==> flow/design.v <==
module Ram (
    input  wire        clka,
    input  wire        ena,
    input  wire [ 3:0] wea,
    input  wire [ 2:0] addra,
    input  wire [31:0] dina,
    output reg  [31:0] douta
);
reg [31:0] mem [0:7];
integer b;
always @(posedge clka) begin
    if (ena) begin
        for (b = 0; b < 4; b = b + 1) begin
            if (wea[b])
                mem[addra][b*8 +: 8] <= dina[b*8 +: 8];
        end
        douta <= {wea[3] ? dina[31:24] : mem[addra][31:24],
                  wea[2] ? dina[23:16] : mem[addra][23:16],
                  wea[1] ? dina[15: 8] : mem[addra][15: 8],
                  wea[0] ? dina[ 7: 0] : mem[addra][ 7: 0]};
    end
end
endmodule
module tagv_ram (
    input  wire        clka,
    input  wire        resetn,
    input  wire        ena,
    input  wire        wea,
    input  wire [ 2:0] addra,
    input  wire [25:0] dina,
    output reg  [25:0] douta
);
reg [24:0] tag_mem [0:7];
reg [ 7:0] v_mem;
always @(posedge clka) begin
    if (ena & wea)
        tag_mem[addra] <= dina[25:1];
end
always @(posedge clka) begin
    if (!resetn)
        v_mem <= 8'b0;
    else if (ena & wea)
        v_mem[addra] <= dina[0];
end
always @(posedge clka) begin
    if (ena)
        douta <= wea ? dina : {tag_mem[addra], v_mem[addra]};
end
endmodule
module cache(
    input  wire         clk,
    input  wire         resetn,
    input  wire         valid,
    input  wire         op,
    input  wire [ 2: 0] index,
    input  wire [24: 0] tag,
    input  wire [ 3: 0] offset,
    input  wire [ 3: 0] wstrb,
    input  wire [31: 0] wdata,
    output wire         addr_ok,
    output wire         data_ok,
    output wire [31: 0] rdata,
    output wire         rd_req,
    output wire [ 2: 0] rd_type,
    output wire [31: 0] rd_addr,
    input  wire         rd_rdy,
    input  wire         ret_valid,
    input  wire         ret_last,
    input  wire [31: 0] ret_data,
    output wire         wr_req,
    output wire [ 2: 0] wr_type,
    output wire [31: 0] wr_addr,
    output wire [ 3: 0] wr_wstrb,
    output wire [127:0] wr_data,
    input  wire         wr_rdy
);
parameter idle = 3'b000,lookup = 3'b001,miss = 3'b010,replace = 3'b011,refill = 3'b100;
reg op_reg; 
reg [ 2:0] index_reg;
reg [24:0] tag_reg;
reg [ 3:0] offset_reg;
reg [ 3:0] wstrb_reg;
reg [31:0] wdata_reg;
reg [2:0] state_main;
wire way0_hit;
wire way1_hit;
wire cache_hit;
wire [31:0] way0_load_word;
wire [31:0] way1_load_word;
wire load_res;
wire random; 
wire replace_data;
wire replace_tag;
wire replace_v;
wire replace_d;
reg [1:0] return_num;
reg w_way_reg;
reg [2:0] w_index_reg;
reg [3:0] w_offset_reg;
reg [3:0] w_wstrb_reg;
reg [31:0] w_data_reg;
wire [24:0] way0_tag;
wire way0_v;
wire wea_tagv0;
wire [2:0] addra_tagv0;
wire [25:0] dina_tagv0;
assign wea_tagv0 = ret_valid & ret_last & ~replace_way;
assign addra_tagv0 = ({3{state_main == lookup  || state_main == idle}} & index)
                 | ({3{state_main == miss || state_main == replace || state_main == refill}} & index_reg);
assign dina_tagv0 = {tag_reg,1'b1};                 
tagv_ram tagv_ram_way0 (
  .clka(clk),     
  .resetn(resetn),
  .ena(1'b1),       
  .wea(wea_tagv0),       
  .addra(addra_tagv0),   
  .dina(dina_tagv0),     
  .douta({way0_tag,way0_v})   
);
reg [7:0] way0_d_reg;
wire way0_d;
assign way0_d = way0_d_reg[index_reg];
always@(posedge clk)begin
    if(!resetn)
        way0_d_reg <= 8'b0;
    else if(wr_state & ~w_way_reg)
        way0_d_reg[w_index_reg] <= 1'b1;
    else if(state_main == refill & ret_valid & ret_last &~replace_way)
        way0_d_reg[index_reg] <= op_reg;    
end
wire [127:0] way0_data;
wire [2:0] addra_way0_bank0;
wire [3:0] wea_way0_bank0;
wire [31:0] dina_way0_bank0;
wire [2:0] addra_way0_bank1;
wire [3:0] wea_way0_bank1;
wire [31:0] dina_way0_bank1;
wire [2:0] addra_way0_bank3;
wire [3:0] wea_way0_bank3;
wire [31:0] dina_way0_bank3;
wire [2:0] addra_way0_bank2;
wire [3:0] wea_way0_bank2;
wire [31:0] dina_way0_bank2;
assign addra_way0_bank0 = (wr_state & ~w_offset_reg[3]&~w_offset_reg[2]) ? w_index_reg : 
                        addr_ok ? index : index_reg ;
assign wea_way0_bank0 = ({4{wr_state & ~w_offset_reg[3]&~w_offset_reg[2] & ~w_way_reg}} & w_wstrb_reg ) 
                     |({4{state_main == refill & (return_num == 2'd0) & ret_valid & ~replace_way}}); 
assign dina_way0_bank0 = ({32{wr_state}} & w_data_reg)  
                      | ({32{state_main == refill}})& (
                       ~offset_reg[3]&~offset_reg[2] & op_reg ? {
                                        wstrb_reg[3] ? wdata_reg[31:24] : ret_data[31:24],
                                        wstrb_reg[2] ? wdata_reg[23:16] : ret_data[23:16],
                                        wstrb_reg[1] ? wdata_reg[15: 8] : ret_data[15: 8],
                                        wstrb_reg[0] ? wdata_reg[ 7: 0] : ret_data[ 7: 0]
                                    } : ret_data);
Ram bank0_ram_way0 (  
  .clka(clk),     
  .ena(1'b1),       
  .wea(wea_way0_bank0),       
  .addra(addra_way0_bank0),   
  .dina(dina_way0_bank0),     
  .douta(way0_data[31:0])   
);
assign addra_way0_bank1 = (wr_state & ~w_offset_reg[3]&w_offset_reg[2]) ? w_index_reg : 
                        addr_ok ? index : index_reg ;
assign wea_way0_bank1 = ({4{wr_state & ~w_offset_reg[3]&w_offset_reg[2] & ~w_way_reg}} & w_wstrb_reg ) 
                     |({4{state_main == refill & (return_num == 2'd1) & ret_valid & ~replace_way}}); 
assign dina_way0_bank1 = ({32{wr_state}} & w_data_reg)  
                      | ({32{state_main == refill}})& (
                       ~offset_reg[3]& offset_reg[2] & op_reg ? {
                                        wstrb_reg[3] ? wdata_reg[31:24] : ret_data[31:24],
                                        wstrb_reg[2] ? wdata_reg[23:16] : ret_data[23:16],
                                        wstrb_reg[1] ? wdata_reg[15: 8] : ret_data[15: 8],
                                        wstrb_reg[0] ? wdata_reg[ 7: 0] : ret_data[ 7: 0]
                                    } : ret_data);
Ram bank1_ram_way0 (
  .clka(clk),     
  .ena(1'b1),       
  .wea(wea_way0_bank1),       
  .addra(addra_way0_bank1),   
  .dina(dina_way0_bank1),     
  .douta(way0_data[63:32])   
);
assign addra_way0_bank2 = (wr_state & w_offset_reg[3]&~w_offset_reg[2]) ? w_index_reg : 
                        addr_ok ? index : index_reg ;
assign wea_way0_bank2 = ({4{wr_state & w_offset_reg[3]&~w_offset_reg[2] & ~w_way_reg}} & w_wstrb_reg ) 
                     |({4{state_main == refill & (return_num == 2'd2) & ret_valid & ~replace_way}}); 
assign dina_way0_bank2 = ({32{wr_state}} & w_data_reg)  
                      | ({32{state_main == refill}})& (
                       offset_reg[3]&~offset_reg[2] & op_reg ? {
                                        wstrb_reg[3] ? wdata_reg[31:24] : ret_data[31:24],
                                        wstrb_reg[2] ? wdata_reg[23:16] : ret_data[23:16],
                                        wstrb_reg[1] ? wdata_reg[15: 8] : ret_data[15: 8],
                                        wstrb_reg[0] ? wdata_reg[ 7: 0] : ret_data[ 7: 0]
                                    } : ret_data);
Ram bank2_ram_way0 (
  .clka(clk),     
  .ena(1'b1),       
  .wea(wea_way0_bank2),       
  .addra(addra_way0_bank2),   
  .dina(dina_way0_bank2),     
  .douta(way0_data[95:64])   
);
assign addra_way0_bank3 = (wr_state & w_offset_reg[3]&w_offset_reg[2]) ? w_index_reg : 
                        addr_ok ? index : index_reg ;
assign wea_way0_bank3 = ({4{wr_state & w_offset_reg[3]&w_offset_reg[2] & ~w_way_reg}} & w_wstrb_reg ) 
                     |({4{state_main == refill & (return_num ==2'd3) & ret_valid & ~replace_way}}); 
assign dina_way0_bank3 = ({32{wr_state}} & w_data_reg)  
                      | (({32{state_main == refill}})& (
                       offset_reg[3]&offset_reg[2] & op_reg ? {
                                        wstrb_reg[3] ? wdata_reg[31:24] : ret_data[31:24],
                                        wstrb_reg[2] ? wdata_reg[23:16] : ret_data[23:16],
                                        wstrb_reg[1] ? wdata_reg[15: 8] : ret_data[15: 8],
                                        wstrb_reg[0] ? wdata_reg[ 7: 0] : ret_data[ 7: 0]
                                    } : ret_data));
Ram bank3_ram_way0 (
  .clka(clk),     
  .ena(1'b1),       
  .wea(wea_way0_bank3),       
  .addra(addra_way0_bank3),   
  .dina(dina_way0_bank3),     
  .douta(way0_data[127:96])   
);
wire [24:0] way1_tag;
wire way1_v;
wire wea_tagv1;
wire [2:0] addra_tagv1;
wire [25:0] dina_tagv1;
assign wea_tagv1 = ret_valid & ret_last & replace_way;
assign addra_tagv1 = ({3{state_main == lookup  || state_main == idle}} & index)
                 | ({3{state_main == miss || state_main == replace || state_main == refill}} & index_reg);
assign dina_tagv1 = {tag_reg,1'b1};                 
tagv_ram tagv_ram_way1 (
  .clka(clk),     
  .resetn(resetn),
  .ena(1'b1),       
  .wea(wea_tagv1),       
  .addra(addra_tagv1),   
  .dina(dina_tagv1),     
  .douta({way1_tag,way1_v})   
);
reg [7:0] way1_d_reg;
wire way1_d;
assign way1_d = way1_d_reg[index_reg];
always@(posedge clk)begin
    if(!resetn)
        way1_d_reg <= 8'b0;
    else if(wr_state & w_way_reg)
        way1_d_reg[w_index_reg] <= 1'b1;
    else if(state_main == refill & ret_valid & ret_last & replace_way)
        way1_d_reg[index_reg] <= op_reg;    
end
wire [127:0] way1_data;
wire [2:0] addra_way1_bank0;
wire [3:0] wea_way1_bank0;
wire [31:0] dina_way1_bank0;
wire [2:0] addra_way1_bank1;
wire [3:0] wea_way1_bank1;
wire [31:0] dina_way1_bank1;
wire [2:0] addra_way1_bank3;
wire [3:0] wea_way1_bank3;
wire [31:0] dina_way1_bank3;
wire [2:0] addra_way1_bank2;
wire [3:0] wea_way1_bank2;
wire [31:0] dina_way1_bank2;
assign addra_way1_bank0 = (wr_state & ~w_offset_reg[3]&~w_offset_reg[2]) ? w_index_reg : 
                        addr_ok ? index : index_reg ;
assign wea_way1_bank0 = ({4{wr_state & ~w_offset_reg[3]&~w_offset_reg[2] & w_way_reg}} & w_wstrb_reg ) 
                     |({4{state_main == refill & (return_num == 2'd0) & ret_valid & replace_way}}); 
assign dina_way1_bank0 = ({32{wr_state}} & w_data_reg)  
                      | ({32{state_main == refill}})& (
                       ~offset_reg[3]&~offset_reg[2] & op_reg ? {
                                        wstrb_reg[3] ? wdata_reg[31:24] : ret_data[31:24],
                                        wstrb_reg[2] ? wdata_reg[23:16] : ret_data[23:16],
                                        wstrb_reg[1] ? wdata_reg[15: 8] : ret_data[15: 8],
                                        wstrb_reg[0] ? wdata_reg[ 7: 0] : ret_data[ 7: 0]
                                    } : ret_data);
Ram bank0_ram_way1 (  
  .clka(clk),     
  .ena(1'b1),       
  .wea(wea_way1_bank0),       
  .addra(addra_way1_bank0),   
  .dina(dina_way1_bank0),     
  .douta(way1_data[31:0])   
);
assign addra_way1_bank1 = (wr_state & ~w_offset_reg[3]&w_offset_reg[2]) ? w_index_reg : 
                        addr_ok ? index : index_reg ;
assign wea_way1_bank1 = ({4{wr_state & ~w_offset_reg[3]&w_offset_reg[2] & w_way_reg}} & w_wstrb_reg ) 
                     |({4{state_main == refill & (return_num == 2'd1) & ret_valid & replace_way}}); 
assign dina_way1_bank1 = ({32{wr_state}} & w_data_reg)  
                      | ({32{state_main == refill}})& (
                       ~offset_reg[3]&offset_reg[2] & op_reg ? {
                                        wstrb_reg[3] ? wdata_reg[31:24] : ret_data[31:24],
                                        wstrb_reg[2] ? wdata_reg[23:16] : ret_data[23:16],
                                        wstrb_reg[1] ? wdata_reg[15: 8] : ret_data[15: 8],
                                        wstrb_reg[0] ? wdata_reg[ 7: 0] : ret_data[ 7: 0]
                                    } : ret_data);
Ram bank1_ram_way1 (
  .clka(clk),     
  .ena(1'b1),       
  .wea(wea_way1_bank1),       
  .addra(addra_way1_bank1),   
  .dina(dina_way1_bank1),     
  .douta(way1_data[63:32])   
);
assign addra_way1_bank2 = (wr_state & w_offset_reg[3]&~w_offset_reg[2]) ? w_index_reg : 
                        addr_ok ? index : index_reg ;
assign wea_way1_bank2 = ({4{wr_state & w_offset_reg[3]&~w_offset_reg[2] & w_way_reg}} & w_wstrb_reg ) 
                     |({4{state_main == refill & (return_num == 2'd2) & ret_valid & replace_way}}); 
assign dina_way1_bank2 = ({32{wr_state}} & w_data_reg)  
                      | ({32{state_main == refill}})& (
                       offset_reg[3]&~offset_reg[2] & op_reg ? {
                                        wstrb_reg[3] ? wdata_reg[31:24] : ret_data[31:24],
                                        wstrb_reg[2] ? wdata_reg[23:16] : ret_data[23:16],
                                        wstrb_reg[1] ? wdata_reg[15: 8] : ret_data[15: 8],
                                        wstrb_reg[0] ? wdata_reg[ 7: 0] : ret_data[ 7: 0]
                                    } : ret_data);
Ram bank2_ram_way1 (
  .clka(clk),     
  .ena(1'b1),       
  .wea(wea_way1_bank2),       
  .addra(addra_way1_bank2),   
  .dina(dina_way1_bank2),     
  .douta(way1_data[95:64])   
);
assign addra_way1_bank3 = (wr_state & w_offset_reg[3]&w_offset_reg[2]) ? w_index_reg : 
                        addr_ok ? index : index_reg ;
assign wea_way1_bank3 = ({4{wr_state & w_offset_reg[3]&w_offset_reg[2] & w_way_reg}} & w_wstrb_reg ) 
                     |({4{state_main == refill & (return_num == 2'd3) & ret_valid & replace_way}}); 
assign dina_way1_bank3 = ({32{wr_state}} & w_data_reg)  
                      | ({32{state_main == refill}})& (
                       (offset_reg[3]&offset_reg[2] & op_reg) ? {
                                        wstrb_reg[3] ? wdata_reg[31:24] : ret_data[31:24],
                                        wstrb_reg[2] ? wdata_reg[23:16] : ret_data[23:16],
                                        wstrb_reg[1] ? wdata_reg[15: 8] : ret_data[15: 8],
                                        wstrb_reg[0] ? wdata_reg[ 7: 0] : ret_data[ 7: 0]
                                    } : ret_data);
Ram bank3_ram_way1 (
  .clka(clk),     
  .ena(1'b1),       
  .wea(wea_way1_bank3),       
  .addra(addra_way1_bank3),   
  .dina(dina_way1_bank3),     
  .douta(way1_data[127:96])   
);
always@(posedge clk)begin
    if(!resetn)begin
        op_reg <= 1'b0; 
        index_reg <= 3'b0; 
        tag_reg <= 25'b0; 
        offset_reg <= 4'b0; 
        wstrb_reg <= 4'b0; 
        wdata_reg   <= 32'b0; 
    end
    else if((state_main == idle & valid & !hit_write_cf) |
            (state_main == lookup & (cache_hit & valid & (op | (!op & !hit_write_cf) ))))begin
        op_reg <= op; 
        index_reg <= index; 
        tag_reg <= tag; 
        offset_reg <= offset; 
        wstrb_reg <= wstrb; 
        wdata_reg   <= wdata;         
    end
end
assign way0_hit = way0_v && {way0_tag == tag_reg};
assign way1_hit = way1_v && {way1_tag == tag_reg};
assign cache_hit = way0_hit || way1_hit;
assign way0_load_word = way0_data[offset_reg[3:2]*32 +: 32];
assign way1_load_word = way1_data[offset_reg[3:2]*32 +: 32];
assign load_res = {32{way0_hit}} & way0_load_word
                | {32{way1_hit}} & way1_load_word
                | {32{~cache_hit}} & ret_data;
LFSR u_lfsr(
    .clk(clk),
    .reset(!resetn),
    .lfsr_bit(random)
);                
reg replace_way; 
always@(posedge clk)begin
    if(!resetn)begin
        replace_way <= 1'b0;
    end
    else if(state_main == miss & wr_rdy)begin
        replace_way <= random;
    end
end
always@(posedge clk)begin
    if(!resetn | (state_main == replace && rd_rdy))
        return_num <= 2'b0;
    else if(ret_valid)begin
        return_num <= return_num + 2'b1;
    end
end
always@(posedge clk)begin
    if(!resetn)begin
        state_main <= idle;
    end
    else if(state_main == idle)begin
        if(valid & !hit_write_cf)begin
            state_main <= lookup;       
        end
    end
    else if(state_main == lookup)begin
        if(cache_hit & (!valid | (valid & hit_write_cf)))begin
            state_main <= idle;
        end    
        else if(!cache_hit)begin
            state_main <= miss;
        end 
    end
    else if(state_main == miss)begin
        if(wr_rdy)begin
            state_main <= replace;
        end
    end
    else if(state_main == replace)begin
        if(rd_rdy)begin
            state_main <= refill;
        end
    end
    else if(state_main == refill)begin
        if(ret_valid & ret_last)begin
            state_main <= idle;
        end
    end
    else 
        state_main <= idle;
end
reg wr_state;
wire hit_write_sign;
wire hit_write_cf;
assign hit_write_sign = (state_main == lookup) & op_reg & cache_hit;
assign hit_write_cf = ( (state_main == lookup) & op_reg & (!op & valid) & ({tag,index,offset} == {tag_reg,index_reg,offset_reg}) ) 
                    | ( wr_state & (!op & valid) & (offset[3:2] == w_offset_reg[3:2]));
always@(posedge clk)begin
    if(!resetn)begin
        wr_state <= 1'b0;
        w_way_reg <= 1'b0;
        w_index_reg <= 3'b0;
        w_offset_reg <= 4'b0;
        w_wstrb_reg <= 4'b0;
        w_data_reg <= 32'b0;
    end
    else if(~wr_state)begin
        if(hit_write_sign)begin
            wr_state <= 1'b1;
            w_way_reg <= way1_hit;
            w_index_reg <= index_reg;
            w_offset_reg <= offset_reg;
            w_wstrb_reg <= wstrb_reg;
            w_data_reg <= wdata_reg; 
        end 
    end
    else if(wr_state)begin
        if(hit_write_sign)begin
            w_way_reg <= way1_hit;
            w_index_reg <= index_reg;
            w_offset_reg <= offset_reg;
            w_wstrb_reg <= wstrb_reg;
            w_data_reg <= wdata_reg; 
        end
        else begin
            wr_state <= 1'b0;
        end    
    end
    else 
        wr_state <= 1'b0;
end
assign addr_ok = ((state_main == idle) & !hit_write_cf) || 
                 (state_main == lookup & (cache_hit & valid & (op | (!op & !hit_write_cf) ))); 
assign data_ok = (state_main == lookup & (cache_hit)) ||
                 (state_main == refill && ret_valid && return_num == offset_reg[3:2]);
assign rdata = ({32{state_main == lookup & way0_hit}} & way0_load_word)
             | ({32{state_main == lookup & way1_hit}} & way1_load_word)
             | ({32{state_main == refill}} & ret_data);                  
assign rd_req = (state_main == replace);
assign rd_type = 3'b100;
assign rd_addr = {tag_reg,index_reg,4'd0};
reg wr_req_reg;
assign wr_req = wr_req_reg & 
            ((replace_way) ? (way1_d & way1_v) : (way0_d & way0_v));
assign wr_type = 3'b100;
assign wr_addr = {(replace_way ? way1_tag : way0_tag),index_reg,4'd0};
assign wr_wstrb = 4'b1111;
assign wr_data = replace_way ? way1_data : way0_data;
always@(posedge clk)begin
    if(!resetn)
        wr_req_reg <= 1'b0;
    else if(state_main == miss & wr_rdy)
        wr_req_reg <= 1'b1;
    else if(wr_rdy)
        wr_req_reg <= 1'b0;
end                 
endmodule
module LFSR (
    input wire clk,
    input wire reset,
    output reg lfsr_bit
);
    reg [7:0] lfsr;
    always @(posedge clk) begin
        if (reset) begin
            lfsr <= 8'h1;  
        end else begin
            lfsr <= {lfsr[6:0], lfsr[7] ^ lfsr[5]};  
        end
    end
    always @(posedge clk) begin
        if (reset) begin
            lfsr_bit <= 1'b0;
        end else begin
            lfsr_bit <= lfsr[0];  
        end
    end
endmodule
### Reports on cache

What the tools print for cache, step after step.
Line numbers count from 1 in the design file above.
A cell with -- has no value.

| inputs | value |
|---|---|
| top module | cache |
| clock input | clk |
| standard-cell library | sky130hd |
| corner | tt_025C_1v80 |

### Word level

Counts by Yosys on the flattened word-level netlist (proc, flatten, opt, wreduce; memories kept). Register bits leave out memories and registers merged into their read ports (data or address). Print and check cells are left out. Cells with the same type and inputs are merged into one.
Yosys's memory passes give these memory sizes; they may raise the number of words (mostly to a power of two), join words into wider ones and drop unused or constant bits.

| cells by class | value |
|---|---|
| add/sub/neg operators | 4 |
| equality and inequality tests | 17 |
| shifts and indexed selects | 10 |
| mux-type cells | 104 |
| bitwise operators | 131 |
| reductions and logical operators | 21 |

Operators with widths:

| cell | count |
|---|---|
| 32-bit 2-to-1 mux | 36 |
| 128-bit by 8-bit variable part select with 32-bit output | 2 |
| 32-bit AND | 8 |
| 32-bit OR | 6 |
| 128-bit 2-to-1 mux | 1 |
| 25-bit 2-to-1 mux | 3 |
| 1-bit AND | 71 |
| 8-bit 2-to-1 mux | 8 |
| 3-bit 2-to-1 mux | 18 |
| 25-bit == test | 2 |
| 8-bit AND | 6 |
| 8-bit OR | 6 |
| 1-bit 2-to-1 mux | 38 |
| 32-bit == test | 1 |
| 4-bit AND | 8 |
| 4-bit OR | 8 |
| 8-bit by 3-bit variable part select with 1-bit output | 4 |
| 1-bit by 4-bit variable shift with 8-bit output with constant A | 3 |
| 8-bit NOT | 3 |
| 3-bit negator with 4-bit output | 3 |
| 1-bit by 4-bit variable shift with 8-bit output | 1 |
| 4-bit != test with constant B | 2 |
| 1-bit logical OR | 6 |
| 1-bit NOT | 6 |
| 2-bit nonzero test | 3 |
| 3-bit by 2-bit == test with 1-bit output with constant B | 2 |
| 3-bit AND | 2 |
| 6-bit by 4-bit != test with 1-bit output with constant B | 1 |

Not listed: further kinds 16, cells in them 29.

| word-level totals | value |
|---|---|
| register bits after elaboration | 164 |
| bits in writable memories | 2448 |
| word width x clocked read ports | 306 |
| memory cells | 10 |
| elaborated cells | 321 |

Memory list:

| memory | words | width | rd ports | write ports | line | text |
|---|---|---|---|---|---|---|
| bank0_ram_way0.mem | 8 | 32 | 1 | 1 | 9 | `reg [31:0] mem [0:7];` |
| bank0_ram_way1.mem | 8 | 32 | 1 | 1 | 9 |  |
| bank1_ram_way0.mem | 8 | 32 | 1 | 1 | 9 |  |
| bank1_ram_way1.mem | 8 | 32 | 1 | 1 | 9 |  |
| bank2_ram_way0.mem | 8 | 32 | 1 | 1 | 9 |  |
| bank2_ram_way1.mem | 8 | 32 | 1 | 1 | 9 |  |

Further memories, not shown: 4.

### Depth

Yosys ltp: most cells in a row. Word level: on the elaborated netlist, between registers, memories and ports. Mapped: between sequential cells and ports; inverters and the memories' decode and read muxes count.

| depth | value |
|---|---|
| depth after elaboration | 13 |
| ABC_AREA | 0 |
| mapped depth | 18 |
| mapped depth without buffers | 11 |

### Mapped cells and area

Yosys stat after the flow's synthesis: flattened, memories mapped to cells. It holds for the ABC_AREA given above (unset counts as 0); a run with the other value may have another netlist.
Totals and module areas in this step are rounded.

| synthesis totals | value |
|---|---|
| cell count | 5859 |
| synthesis area | 109000 sq um |
| sequential area | 77100 sq um |
| flip-flops | 2626 |
| buffer cells | 403 |

Cell types:

| cell type | count | area in all (sq um) |
|---|---|---|
| sky130_fd_sc_hd__edfxtp_1 | 2448 | 7.35E+04 |
| sky130_fd_sc_hd__mux4_2 | 624 | 1.41E+04 |
| sky130_fd_sc_hd__mux2i_1 | 710 | 7.11E+03 |
| sky130_fd_sc_hd__dfxtp_1 | 178 | 3.56E+03 |
| sky130_fd_sc_hd__o21ai_0 | 212 | 1.06E+03 |
| sky130_fd_sc_hd__clkbuf_1 | 228 | 855.821 |
| sky130_fd_sc_hd__a211oi_1 | 111 | 833.299 |
| sky130_fd_sc_hd__nand2_1 | 219 | 822.038 |
| sky130_fd_sc_hd__nor3_1 | 146 | 730.701 |
| sky130_fd_sc_hd__nor2_1 | 193 | 724.445 |
| sky130_fd_sc_hd__a21oi_1 | 117 | 585.562 |
| sky130_fd_sc_hd__xnor2_1 | 64 | 560.538 |
| sky130_fd_sc_hd__mux2_2 | 29 | 326.563 |
| sky130_fd_sc_hd__buf_2 | 59 | 295.283 |
| sky130_fd_sc_hd__buf_1 | 70 | 262.752 |
| sky130_fd_sc_hd__a22oi_1 | 32 | 240.23 |
| sky130_fd_sc_hd__nor4_1 | 38 | 237.728 |
| sky130_fd_sc_hd__buf_4 | 30 | 225.216 |

Not listed: further types 62, cells in them 351.
The figures by module come from a second, unflattened synthesis with its own total; it is not the netlist above.

| unflattened totals | value |
|---|---|
| cells (unflattened synthesis) | 8069 |
| area (unflattened synthesis) | 123000 sq um |

Rows give one instance, submodules left out.

Modules:

| module | instances | cells | area (sq um) | sequential area (sq um) |
|---|---|---|---|---|
| Ram | 8 | 664 | 11400 | 8650 |
| tagv_ram | 2 | 553 | 9280 | 6950 |
| cache | 1 | 1634 | 13400 | 2740 |
| LFSR | 1 | 17 | 219 | 160 |

### Timing after synthesis

Source: OpenSTA report_checks on the synthesized netlist (no wires, ideal clock, input and output delay 20% of the period each), path of least setup slack; recovery checks are left aside. Register names are those of the netlist, which keeps one name where synthesis merged equal registers.

| timing post-synthesis | value |
|---|---|
| path kind | in2reg |
| from | in tag[17] |
| to | mem bank1_ram_way1.mem[5][24] |
| clock period | 8.0 ns |
| external input delay | 1.600 ns |
| time at the first pin | 1.600 ns |
| arrival | 4.357 ns |
| slack | 3.248 ns |
| path delay | 3.152 ns |
| driving pins on the path | 11 |
| buffers on the path | 2 |
| synthesis period reached | 4.752 ns |

"path delay" is the arrival time less input delay plus setup time.
"driving pins on the path" counts driving pins, that of a launching flip-flop among them; a cell with two outputs on the path counts twice.
"synthesis period reached" = period - worst setup slack (recovery checks aside). The figure is calculated, with input and output delays left at 20% of the set period.
Between the ends stands the longest chain of elaborated cells between them, by number of cells; it is not shown to be the way that was timed. Of several equally long chains one is given.
A line is the first line of the expression or statement that the cell stems from. Yosys adds cells for indexed reads and writes and turns some case tables into memories.

| on the way, post-synthesis | value |
|---|---|
| path through | sky130_fd_sc_hd__xnor2_1 -> sky130_fd_sc_hd__nand4_1 -> sky130_fd_sc_hd__nor4_1 -> sky130_fd_sc_hd__nand3_1 -> sky130_fd_sc_hd__nand3_1 -> sky130_fd_sc_hd__o22ai_1 -> sky130_fd_sc_hd__or2_2 -> sky130_fd_sc_hd__buf_1 -> sky130_fd_sc_hd__o21a_1 -> sky130_fd_sc_hd__buf_1 -> sky130_fd_sc_hd__nor4_1 |
| cells in the longest elaborated chain | 11 |
| elaborated cells between the ends (all ways) | 12 |

RTL lines, path post-synthesis:

| item | line | text |
|---|---|---|
| from (decl) | 56 | `input  wire [24: 0] tag,` |
| 32-bit == test | 433 | `assign hit_write_cf = ( (state_main == lookup) & op_reg & (!op & valid) & ({tag,index,offset} == {tag_reg,inde ...` |
| 1-bit AND | 433 |  |
| 1-bit OR | 433 |  |
| 1-bit zero test | 470 | `(state_main == lookup & (cache_hit & valid & (op \| (!op & !hit_write_cf) )));` |
| 1-bit AND | 470 |  |
| 1-bit OR | 470 |  |
| 1-bit AND x2 | 470 |  |
| 1-bit logical OR | 469 | `assign addr_ok = ((state_main == idle) & !hit_write_cf) \|\|` |
| 3-bit 2-to-1 mux | 287 | `addr_ok ? index : index_reg ;` |
| 3-bit 2-to-1 mux | 286 | `assign addra_way1_bank1 = (wr_state & ~w_offset_reg[3]&w_offset_reg[2]) ? w_index_reg :` |
| to (decl) | 9 | `reg [31:0] mem [0:7];` |

### Path in the finished layout

Path of least setup slack in the final report of entry A (OpenROAD, finished layout, wires in). Where an end is a register, its clock arrival counts in the times.

| timing after layout | value |
|---|---|
| path kind | reg2out |
| from | reg (name not given) |
| to | out rdata[26] |
| clock period | 4.44 ns |
| time at the first pin | 0.86 ns |
| arrival | 4.69 ns |
| slack | -1.14 ns |
| driving pins on the path | 18 |
| buffers on the path | 7 |

| on the way, after layout | value |
|---|---|
| path through | sky130_fd_sc_hd__dfxtp_4 -> sky130_fd_sc_hd__buf_12 -> sky130_fd_sc_hd__buf_8 -> sky130_fd_sc_hd__mux4_2 -> sky130_fd_sc_hd__mux2_4 -> sky130_fd_sc_hd__xor2_2 -> sky130_fd_sc_hd__nor4_2 -> sky130_fd_sc_hd__nand4_1 -> sky130_fd_sc_hd__nor4_4 -> sky130_fd_sc_hd__buf_4 -> sky130_fd_sc_hd__nand2_8 -> sky130_fd_sc_hd__buf_4 -> sky130_fd_sc_hd__buf_12 -> sky130_fd_sc_hd__nor2_4 -> sky130_fd_sc_hd__a21oi_1 -> sky130_fd_sc_hd__o21ai_1 -> sky130_fd_sc_hd__buf_4 -> sky130_fd_sc_hd__buf_6 |

RTL lines, path after layout:

| item | line | text |
|---|---|---|
| to (decl) | 62 | `output wire [31: 0] rdata,` |

Chain of elaborated cells between the ends: none given.

FLOW RESULTS
============

cache through Yosys and OpenROAD on sky130hd: 3 stored runs, unordered, with their settings and measured results. The constraints put input and output delay at 20% of the set period each and load the outputs with 0.01 pF.
"worst setup path time" means the part of the period allowed to the worst setup path (the constraints hold back 20% at inputs and 20% at outputs) less its slack; where the path has registers, the arrival times of their clocks count too.
"total power of the final layout": no workload was simulated; the value follows from the tool's default switching activity.
The measured numbers are rounded.

## Entry A

==> flow/run.sh <==
#!/bin/bash
# the make line also repeats the synthesis and layout settings of config.mk as NAME=value (left out here)
make -C /OpenROAD-flow-scripts/flow DESIGN_CONFIG=/design/flow/config.mk WORK_HOME=/design/flow/orfs CLKGATE_MAP_FILE= finish
==> flow/config.mk <==
export PLATFORM = sky130hd
export DESIGN_NAME = cache
export DESIGN_NICKNAME = cache
export VERILOG_FILES = /design/flow/design.v
export SDC_FILE = /design/flow/constraint.sdc
export NUM_CORES = 4
export LEC_CHECK = 0
export CAP_MARGIN = 25
export CELL_PAD_IN_SITES_DETAIL_PLACEMENT = 1
export CORE_MARGIN = 3
export CORE_UTILIZATION = 40
export CTS_CLUSTER_DIAMETER = 191
export GPL_TIMING_DRIVEN = 1
export MIN_ROUTING_LAYER = met1
export PLACE_DENSITY_LB_ADDON = 0.29
export SLEW_MARGIN = 20
==> flow/constraint.sdc <==
create_clock -name core_clock -period 4.44 [get_ports {clk}]
set_input_delay 0.8880 -clock core_clock [delete_from_list [all_inputs] [get_ports {clk}]]
set_output_delay 0.8880 -clock core_clock [all_outputs]
set_load 0.01 [all_outputs]

| result of entry A | value |
|---|---|
| standard-cell area of the final layout | 138000 sq um |
| setup slack of the worst path | -1.14 ns |
| lowest hold slack | 0.427 ns |
| area inside the die boundary | 278000 sq um |
| netlist area reported by Yosys | 109000 sq um |
| worst setup path time | 4.69 ns |
| worst setup path type | reg2out |
| total negative slack | -1430 ns |
| total power of the final layout | 58200 µW |

## Entry B

==> flow/run.sh <==
#!/bin/bash
# the make line also repeats the synthesis and layout settings of config.mk as NAME=value (left out here)
make -C /OpenROAD-flow-scripts/flow DESIGN_CONFIG=/design/flow/config.mk WORK_HOME=/design/flow/orfs CLKGATE_MAP_FILE= finish
==> flow/config.mk <==
export PLATFORM = sky130hd
export DESIGN_NAME = cache
export DESIGN_NICKNAME = cache
export VERILOG_FILES = /design/flow/design.v
export SDC_FILE = /design/flow/constraint.sdc
export NUM_CORES = 4
export LEC_CHECK = 0
export CAP_MARGIN = 5
export CELL_PAD_IN_SITES_DETAIL_PLACEMENT = 1
export CORE_MARGIN = 3
export CORE_UTILIZATION = 41
export CTS_CLUSTER_DIAMETER = 191
export GPL_TIMING_DRIVEN = 1
export MIN_ROUTING_LAYER = met1
export PLACE_DENSITY_LB_ADDON = 0.29
export SLEW_MARGIN = 20
export TNS_END_PERCENT = 55
==> flow/constraint.sdc <==
create_clock -name core_clock -period 7.7 [get_ports {clk}]
set_input_delay 1.5400 -clock core_clock [delete_from_list [all_inputs] [get_ports {clk}]]
set_output_delay 1.5400 -clock core_clock [all_outputs]
set_load 0.01 [all_outputs]

| result of entry B | value |
|---|---|
| standard-cell area of the final layout | 129000 sq um |
| setup slack of the worst path | 0.169 ns |
| lowest hold slack | 0.399 ns |
| area inside the die boundary | 271000 sq um |
| netlist area reported by Yosys | 109000 sq um |
| worst setup path time | 5.99 ns |
| worst setup path type | reg2out |
| total negative slack | 0.000 ns |
| total power of the final layout | 32700 µW |

## Entry C

==> flow/run.sh <==
#!/bin/bash
# the make line also repeats the synthesis and layout settings of config.mk as NAME=value (left out here)
make -C /OpenROAD-flow-scripts/flow DESIGN_CONFIG=/design/flow/config.mk WORK_HOME=/design/flow/orfs CLKGATE_MAP_FILE= finish
==> flow/config.mk <==
export PLATFORM = sky130hd
export DESIGN_NAME = cache
export DESIGN_NICKNAME = cache
export VERILOG_FILES = /design/flow/design.v
export SDC_FILE = /design/flow/constraint.sdc
export NUM_CORES = 4
export LEC_CHECK = 0
export CAP_MARGIN = 20
export CELL_PAD_IN_SITES_DETAIL_PLACEMENT = 1
export CORE_MARGIN = 2
export CORE_UTILIZATION = 40
export GPL_TIMING_DRIVEN = 0
export PLACE_DENSITY_LB_ADDON = 0.03
export SLEW_MARGIN = 20
==> flow/constraint.sdc <==
create_clock -name core_clock -period 8.0 [get_ports {clk}]
set_input_delay 1.6000 -clock core_clock [delete_from_list [all_inputs] [get_ports {clk}]]
set_output_delay 1.6000 -clock core_clock [all_outputs]
set_load 0.01 [all_outputs]

| result of entry C | value |
|---|---|
| standard-cell area of the final layout | 132000 sq um |
| setup slack of the worst path | 0.055 ns |
| lowest hold slack | 0.427 ns |
| area inside the die boundary | 276000 sq um |
| netlist area reported by Yosys | 109000 sq um |
| worst setup path time | 6.35 ns |
| worst setup path type | reg2out |
| total negative slack | 0.000 ns |
| total power of the final layout | 32000 µW |
